==> flow/design.v <==
module float_adder(
    input   clk,
    input   rst,
    input   [31:0]  x,
    input   [31:0]  y,
    output  reg [31:0]  z,
    output  reg [1:0]   overflow  
);
    reg [24:0] m_x, m_y, m_z;
    reg [27:0] m_x_ext, m_y_ext, m_z_ext;
    reg [7:0] e_x, e_y, e_z;
    reg [2:0] s_x, s_y, s_z;
    reg [2:0] state_now;
    parameter S_start = 3'b000;
    parameter S_align = 3'b001;
    parameter S_add = 3'b010;
    parameter S_normal = 3'b011;
    parameter S_overflow = 3'b100;
    parameter S_zerocheck = 3'b101;
    parameter S_IDLE = 3'b110;
    wire [5:0] shift_bit;
    FHB32 fhb32_x(
        .x({4'b0, m_z_ext}),
        .high_bit(shift_bit)
    );
    always @(posedge clk or negedge rst) begin
        if (!rst) begin
            state_now <= S_start;
        end
        else begin
            case(state_now)
                S_start: begin
                    if ((x[30:23] == 8'd255 && x[22:0] != 0) || (y[30:23] == 8'd255 && y[22:0] != 0))
                        state_now <= S_overflow;
                    else if ((x[30:23] == 8'd255 && x[22:0] == 0) || (y[30:23] == 8'd255 && y[22:0] == 0))
                        state_now <= S_overflow;
                    else
                        state_now <= S_zerocheck;
                end
                S_zerocheck: begin
                    if ((m_x[22:0] == 0 && e_x == 8'b0) || (m_y[22:0] == 0 && e_y == 8'b0))
                        state_now <= S_overflow;
                    else
                        state_now <= S_align;
                end
                S_align: state_now <= S_add;
                S_add: begin
                    if (s_x != s_y && m_x_ext == m_y_ext)
                        state_now <= S_overflow;
                    else
                        state_now <= S_normal;
                end
                S_normal: state_now <= S_overflow;
                default: state_now <= S_IDLE;
            endcase
        end
    end
    always @(posedge clk) begin
        case(state_now)
            S_start: begin
                e_x <= x[30:23];
                e_y <= y[30:23];
                m_x <= {2'b01, x[22:0]};  
                m_y <= {2'b01, y[22:0]};
                s_x <= {2'b0, x[31]};
                s_y <= {2'b0, y[31]};
                if ((x[30:23] == 8'd255 && x[22:0] != 0) || (y[30:23] == 8'd255 && y[22:0] != 0)) begin
                    overflow <= 2'b11;
                    s_z <= 3'd1;
                    e_z <= 8'd255;
                    m_z <= 25'h7fffff;
                end
                else if ((x[30:23] == 8'd255 && x[22:0] == 0) || (y[30:23] == 8'd255 && y[22:0] == 0)) begin
                    overflow <= 2'b11;
                    s_z <= {2'b0, x[31]};
                    e_z <= 8'd255;
                    if ((x[30:23] == 8'd255 && x[22:0] == 0) && (y[30:23] == 8'd255 && y[22:0] == 0) && x[31] != y[31]) begin
                        m_z <= 25'h7fffff;
                    end else begin
                        m_z <= 25'b0;
                    end
                end
                else begin
                    overflow <= 2'b00;
                end
            end
            S_zerocheck: begin
                if (m_x[22:0] == 0 && e_x == 8'b0) begin
                    s_z <= s_y;
                    e_z <= e_y;
                    m_z <= m_y;
                end
                else if (m_y[22:0] == 0 && e_y == 8'b0) begin
                    s_z <= s_x;
                    e_z <= e_x;
                    m_z <= m_x;
                end
            end
            S_align: begin
                if (e_x == e_y) begin
                    e_z <= e_x;
                    m_x_ext <= {m_x[23:0], 3'b0};
                    m_y_ext <= {m_y[23:0], 3'b0};
                end else if (e_x < e_y) begin
                    e_z <= e_y;
                    m_x_ext <= {m_x >> (e_y - e_x), 3'b0};
                    m_y_ext <= {m_y[23:0], 3'b0};
                end else begin
                    e_z <= e_x;
                    m_x_ext <= {m_x[23:0], 3'b0};
                    m_y_ext <= {m_y >> (e_x - e_y), 3'b0};
                end
            end
            S_add: begin
                if (s_x == s_y) begin
                    m_z_ext <= m_x_ext + m_y_ext;
                    s_z <= s_x;
                end else begin
                    if (m_x_ext < m_y_ext) begin
                        m_z_ext <= m_y_ext - m_x_ext;
                        s_z <= s_y;
                    end else if (m_x_ext > m_y_ext) begin
                        m_z_ext <= m_x_ext - m_y_ext;
                        s_z <= s_x;
                    end else begin
                        m_z <= 25'd0;
                        e_z <= 8'd0;
                        s_z <= 3'd0;
                    end
                end
            end
            S_normal: begin
                if (m_z_ext[27] == 1'b1) begin
                    if (e_z == 8'd254) begin
                        s_z <= s_x;
                        e_z <= 8'd255;
                        m_z <= 0;
                        overflow <= 2'b01;
                    end else begin
                        m_z <= {1'b0, m_z_ext[26:4]};
                        e_z <= e_z + 8'b1;
                    end
                end else begin
                    if (m_z_ext[26] == 1'b0 && e_z >= 1) begin
                        m_z <= (m_z_ext << (6'd26 - shift_bit)) >> 3;
                        e_z <= e_z + shift_bit - 6'd26;
                    end
                    else begin
                        m_z <= m_z_ext[27:3];
                    end
                end
            end
            S_overflow: begin
                z <= {s_z[0], e_z[7:0], m_z[22:0]};
            end
            default: ;
        endcase
    end
endmodule
module FHB32(
    input [31:0] x,
    output reg [5:0] high_bit
);
    integer i;
    always @(*) begin
        high_bit = 0;
        for (i = 0; i < 32; i = i + 1)
            if (x[i] == 1'b1) high_bit = i[5:0];
    end
endmodule
# Reports on float_adder
# Tool output for the design above before and after an edit, in the order of the flow.
# Lines under "before" count in the file above, lines under "after" in the edited file.
# "change" is "after" less "before", of the values as shown; "change_rel_pct" is that difference over "before", in percent.
# Operators carry their Yosys type and port widths (W data, S select, Z words).
# Library cell names are shortened.
# A cell with -- has no value.
# setup
top_module	float_adder
clk_port	clk
library	sky130hd
lib_corner	tt_025C_1v80

# Edit of the RTL
# The edit as a unified diff against the file above.
# A script made this edit; it was not meant as an optimisation.
# begin of diff
@@ -91,5 +91,5 @@
                     m_z <= m_y;
                 end
-                else if (m_y[22:0] == 0 && e_y == 8'b0) begin
+                else begin
                     s_z <= s_x;
                     e_z <= e_x;
# end of diff

# Word level
# Yosys after proc, flatten, opt, wreduce and memory -nomap, before mapping. Memory bits, and registers merged into a memory's read port (data or address), are not among the register bits. Print and check cells are not counted. Equal cells are merged and count once.
# word_totals
item	before	after	change	change_rel_pct
wordCells	172	168	-4	-2.33
register_bits	217	217	0	0.00
# classes
item	before	after	change	change_rel_pct
cmp	4	4	0	0.00
equal	21	20	-1	-4.76
bitwise	2	2	0	0.00
addsub	9	9	0	0.00
reduce_and_logical	33	33	0	0.00
shift	3	3	0	0.00
mux	79	76	-3	-3.80
# ops
op	before	after	change	change_rel_pct
$mux W1	12	11	-1	-8.33
$mux W8	12	11	-1	-8.33
$mux W23	11	10	-1	-9.09
$ne A3 B3 Y1 const B	3	2	-1	-33.33
$reduce_and A7 Y1	1	0	-1	-100.00
$reduce_and A4 Y1	0	1	1	--
$mux W6	26	26	0	0.00
$logic_and A1 B1 Y1	10	10	0	0.00
$ne A2 B2 Y1 const B	5	5	0	0.00
$logic_not A23 Y1	4	4	0	0.00
$mux W2	4	4	0	0.00
$mux W26	4	4	0	0.00
$eq A8 B8 Y1 const B	3	3	0	0.00
$logic_or A1 B1 Y1	3	3	0	0.00
$mux W28	3	3	0	0.00
$eq A3 B2 Y1 const B	2	2	0	0.00
$eq A3 B3 Y1 const B	2	2	0	0.00
$logic_not A8 Y1	2	2	0	0.00
$mux W3	2	2	0	0.00
$ne A1 B1 Y1	2	2	0	0.00
$not A1 Y1	2	2	0	0.00
$reduce_bool A23 Y1	2	2	0	0.00
$reduce_or A2 Y1	2	2	0	0.00
$shr A24 B8 Y25	2	2	0	0.00
$sub A28 B28 Y28	2	2	0	0.00
$sub A8 B8 Y8	2	2	0	0.00
$add A28 B28 Y28	1	1	0	0.00
$add A8 B1 Y8 const B	1	1	0	0.00
# The list need not be complete.

# Longest topological paths
# Depth = most cells in a row (Yosys ltp): at word level without a register or memory, in the mapped netlist without a sequential cell, where the memories' decode and read muxes count.
# logic_depth
item	before	after	change	change_rel_pct
depth_word	32	32	0	0.00
ABC_AREA	0	0	--	--
mapped_depth	20	19	-1	-5.00

# Mapped cells and area
# Source: synth_stat.txt of the flow (Yosys; design flattened, memories mapped). It holds for the ABC_AREA given above (unset counts as 0); a run with the other value may have another netlist.
# by_type
type	before	after	change	change_rel_pct
nor2_1	179	140	-39	-21.79
o21ai_0	113	136	23	20.35
mux2i_1	49	68	19	38.78
a21oi_1	173	191	18	10.40
a211oi_1	27	41	14	51.85
o221ai_1	4	18	14	350.00
mux2_2	36	25	-11	-30.56
mux4_2	22	11	-11	-50.00
a31o_2	12	2	-10	-83.33
nand2_1	167	158	-9	-5.39
a21o_1	36	45	9	25.00
or3_1	16	7	-9	-56.25
o211ai_1	27	20	-7	-25.93
a221oi_1	15	8	-7	-46.67
clkbuf_1	94	88	-6	-6.38
nand3_1	30	36	6	20.00
a22o_1	14	8	-6	-42.86
o22ai_1	4	10	6	150.00
# The list need not be complete.
# synth_totals
item	before	after	change	change_rel_pct
cell_count	1904	1907	3	0.16
mapped_area_mm2	0.0172678	0.0172228	-0.0000450	-0.26
flip_flops	209	209	0	0.00
# By module: a second synthesis without flattening, with its own total; a netlist apart from the flattened one above.
# unflattened
item	before	after	change	change_rel_pct
hier_cells	1831	1834	3	0.16
hier_area_mm2	0.0167836	0.0168812	0.0000976	0.58
# Rows give one instance, submodules left out.
# modules_before
mod	n_inst	cells	area_mm2
float_adder	1	1769	0.0164195
FHB32	1	62	0.0003641
# modules_after
mod	n_inst	cells	area_mm2
float_adder	1	1772	0.0165171
FHB32	1	62	0.0003641

# Timing after synthesis
# OpenSTA on the mapped netlist: ideal clock, no wires. The path of least setup slack (recovery checks aside). Input and output delay are each 20% of the period. Register names are those of the netlist, which keeps one name where synthesis merged equal registers.
# synth_timing
item	before	after	change	change_rel_pct
path_type	reg2reg	reg2reg	--	--
start	register m_y_ext[11]	register m_x_ext[8]	--	--
end	register e_z[0]	register m_z[0]	--	--
path_slack_ns	-0.005	0.382	0.387	--
setup_time_ns	0.419	0.473	0.054	--
t_arrival_ns	4.586	4.145	-0.441	-9.62
delay_ns	5.005	4.618	-0.387	-7.73
t_first_pin_ns	0.000	0.000	0.000	--
path_buffers	2	1	-1	-50.00
stages	12	12	0	0.00
required_time_ns	4.581	4.527	-0.054	-1.18
clock_period_ns	5.0	5.0	0.0	0.00
synth_period_reached_ns	5.005	4.618	-0.387	-7.73
# "delay_ns" = arrival - input delay + setup time.
# "stages": output pins that drive a net of the path, with the launching flip-flop's if there is one; two outputs of one cell count as two.
# "synth_period_reached_ns" is the clock period less the worst setup slack; recovery checks do not enter. This is arithmetic on one report: input and output delays are still those of the set period (20% each).
# The rows between start and end are the longest chain of elaborated cells between them; the timing report does not say that the signal goes this way. Where chains are equally long, one stands for them.
# Each line given opens the expression or statement behind the cell; cells for indexed reads and writes are added by Yosys, which also makes memories of some case tables.
# At most two assigning lines are given for a register; there are more.
# before: The path ends at the enable pin of a flip-flop; only ways to that pin are counted.
# synth_via_before
cell_sequence	edfxtp_1 > ha_1 > clkbuf_1 > a211oi_1 > nor2b_1 > o31ai_1 > o211ai_1 > a31o_2 > nand2_1 > buf_2 > a31oi_1 > a2111oi_0
elab_chain_cells	3
cone_cells	5
cone_lines	2
classes_between	2 x compare; 2 x eq/ne; 1 x reduce/logical
# synth_lines_before
item	line_no	source
from (decl)	10	reg [27:0] m_x_ext, m_y_ext, m_z_ext;
from (assign)	103	m_y_ext <= {m_y[23:0], 3'b0};
from (assign)	107	m_y_ext <= {m_y[23:0], 3'b0};
$gt A28 B28 Y1	122	end else if (m_x_ext > m_y_ext) begin
$ne A2 B2 Y1	--
$reduce_and A7 Y1	--
to (assign)	105	e_z <= e_y;
to (assign)	109	e_z <= e_x;
to (decl)	11	reg [7:0] e_x, e_y, e_z;
# after: The path ends at the enable pin of a flip-flop; only ways to that pin are counted.
# synth_via_after
cell_sequence	edfxtp_1 > inv_1 > ha_1 > clkbuf_1 > a211oi_1 > o22ai_1 > o2111ai_1 > nand4b_1 > a21oi_1 > nand2b_1 > a31oi_1 > nor2_1
elab_chain_cells	3
cone_cells	5
cone_lines	2
classes_between	2 x compare; 2 x eq/ne; 1 x reduce/logical
# synth_lines_after
item	line_no	source
from (decl)	10	reg [27:0] m_x_ext, m_y_ext, m_z_ext;
from (assign)	102	m_x_ext <= {m_x[23:0], 3'b0};
from (assign)	106	m_x_ext <= {m_x >> (e_y - e_x), 3'b0};
$gt A28 B28 Y1	122	end else if (m_x_ext > m_y_ext) begin
$ne A2 B2 Y1	--
$reduce_and A5 Y1	--
to (assign)	140	m_z <= {1'b0, m_z_ext[26:4]};
to (assign)	145	m_z <= (m_z_ext << (6'd26 - shift_bit)) >> 3;

# Timing after layout
# From the final timing report of each run of set A: the path of least setup slack in the routed layout; clock arrival at registers is part of the times.
# layout_timing
item	before	after	change	change_rel_pct
path_type	reg2reg	reg2reg	--	--
start	register m_z_ext[3]	register m_z_ext[22]	--	--
end	register m_z[14]	register m_z[9]	--	--
setup_time_ns	0.26	0.25	-0.01	--
path_slack_ns	0.85	0.85	0.00	--
t_first_pin_ns	0.54	0.54	0.00	0.00
required_time_ns	5.29	5.28	-0.01	-0.19
stages	13	12	-1	-7.69
clock_period_ns	5.0	5.0	0.0	0.00
path_buffers	1	0	-1	-100.00
t_arrival_ns	4.45	4.43	-0.02	-0.45
# The rows between start and end are the longest chain of elaborated cells between them; the timing report does not say that the signal goes this way. Where chains are equally long, one stands for them.
# At most two assigning lines are given for a register; there are more.
# layout_via_before
cell_sequence	edfxtp_1 > nor3b_1 > o31a_1 > o31ai_1 > o311ai_0 > a31o_2 > ha_1 > inv_1 > buf_4 > mux4_2 > mux2_2 > a211oi_1 > o31ai_2
elab_chain_cells	30
cone_cells	30
cone_lines	5
classes_between	1 x add/sub; 1 x shift; 28 x mux
# layout_lines_before
item	line_no	source
from (decl)	10	reg [27:0] m_x_ext, m_y_ext, m_z_ext;
from (assign)	116	m_z_ext <= m_x_ext + m_y_ext;
from (assign)	120	m_z_ext <= m_y_ext - m_x_ext;
$mux W6 x25	168	if (x[i] == 1'b1) high_bit = i[5:0];
$sub A5 B6 Y6	145	m_z <= (m_z_ext << (6'd26 - shift_bit)) >> 3;
$shl A28 B6 Y26	145
$mux W23	144	if (m_z_ext[26] == 1'b0 && e_z >= 1) begin
$mux W23	133	if (m_z_ext[27] == 1'b1) begin
$pmux W23 S4	59	case(state_now)
to (assign)	91	m_z <= m_y;
to (assign)	96	m_z <= m_x;
# layout_via_after
cell_sequence	edfxtp_1 > inv_1 > a21oi_1 > o31ai_1 > o21ai_4 > inv_8 > ha_1 > inv_1 > mux4_1 > mux2i_1 > o221ai_1 > a221o_1
elab_chain_cells	11
cone_cells	11
cone_lines	5
classes_between	1 x add/sub; 1 x shift; 9 x mux
# layout_lines_after
item	line_no	source
from (decl)	10	reg [27:0] m_x_ext, m_y_ext, m_z_ext;
from (assign)	116	m_z_ext <= m_x_ext + m_y_ext;
from (assign)	120	m_z_ext <= m_y_ext - m_x_ext;
$mux W6 x6	168	if (x[i] == 1'b1) high_bit = i[5:0];
$sub A5 B6 Y6	145	m_z <= (m_z_ext << (6'd26 - shift_bit)) >> 3;
$shl A28 B6 Y26	145
$mux W23	144	if (m_z_ext[26] == 1'b0 && e_z >= 1) begin
$mux W23	133	if (m_z_ext[27] == 1'b1) begin
$pmux W23 S4	59	case(state_now)
to (assign)	91	m_z <= m_y;
to (assign)	96	m_z <= m_x;

# Measured runs
# Both versions went through the flow (Yosys, OpenROAD) with the same settings in each pair. Constraints: input delay and output delay 20% of the set period each, output load 0.01 pF.
# settings_set_A
CORE_UTILIZATION	40
period_ns	5.0
CAP_MARGIN	20
CORE_MARGIN	2
SLEW_MARGIN	20
# measured_set_A
item	before	after	change	change_rel_pct
period_reached_ns	4.151	4.153	0.002	0.05
synth_area_mm2	0.0172678	0.0172228	-0.0000450	-0.26
final_die_area_mm2	0.0448465	0.0447322	-0.0001143	-0.25
ws_hold_ns	0.406	0.418	0.012	--
worstSetupSlack_ns	0.849	0.847	-0.002	--
fin_tns_ns	0.000	0.000	0.000	--
final_stdcell_area_mm2	0.0197277	0.0195713	-0.0001564	-0.79
# settings_set_B
CELL_PAD_IN_SITES_DETAIL_PLACEMENT	2
CORE_ASPECT_RATIO	1.22
CORE_UTILIZATION	24
SETUP_SLACK_MARGIN	0.58
SLEW_MARGIN	30
TNS_END_PERCENT	75
period_ns	5.57
CAP_MARGIN	20
CORE_MARGIN	2
# measured_set_B
item	before	after	change	change_rel_pct
period_reached_ns	4.759	4.608	-0.151	-3.17
synth_area_mm2	0.0172678	0.0172228	-0.0000450	-0.26
final_die_area_mm2	0.0741214	0.0739306	-0.0001908	-0.26
ws_hold_ns	0.419	0.420	0.001	--
worstSetupSlack_ns	0.811	0.962	0.151	--
fin_tns_ns	0.000	0.000	0.000	--
final_stdcell_area_mm2	0.0201844	0.0200905	-0.0000939	-0.47
# "period_reached_ns" is the run's clock period less its worst setup slack. It is reckoned from that one timing run; input and output delays stay at 20% of the period that was set.
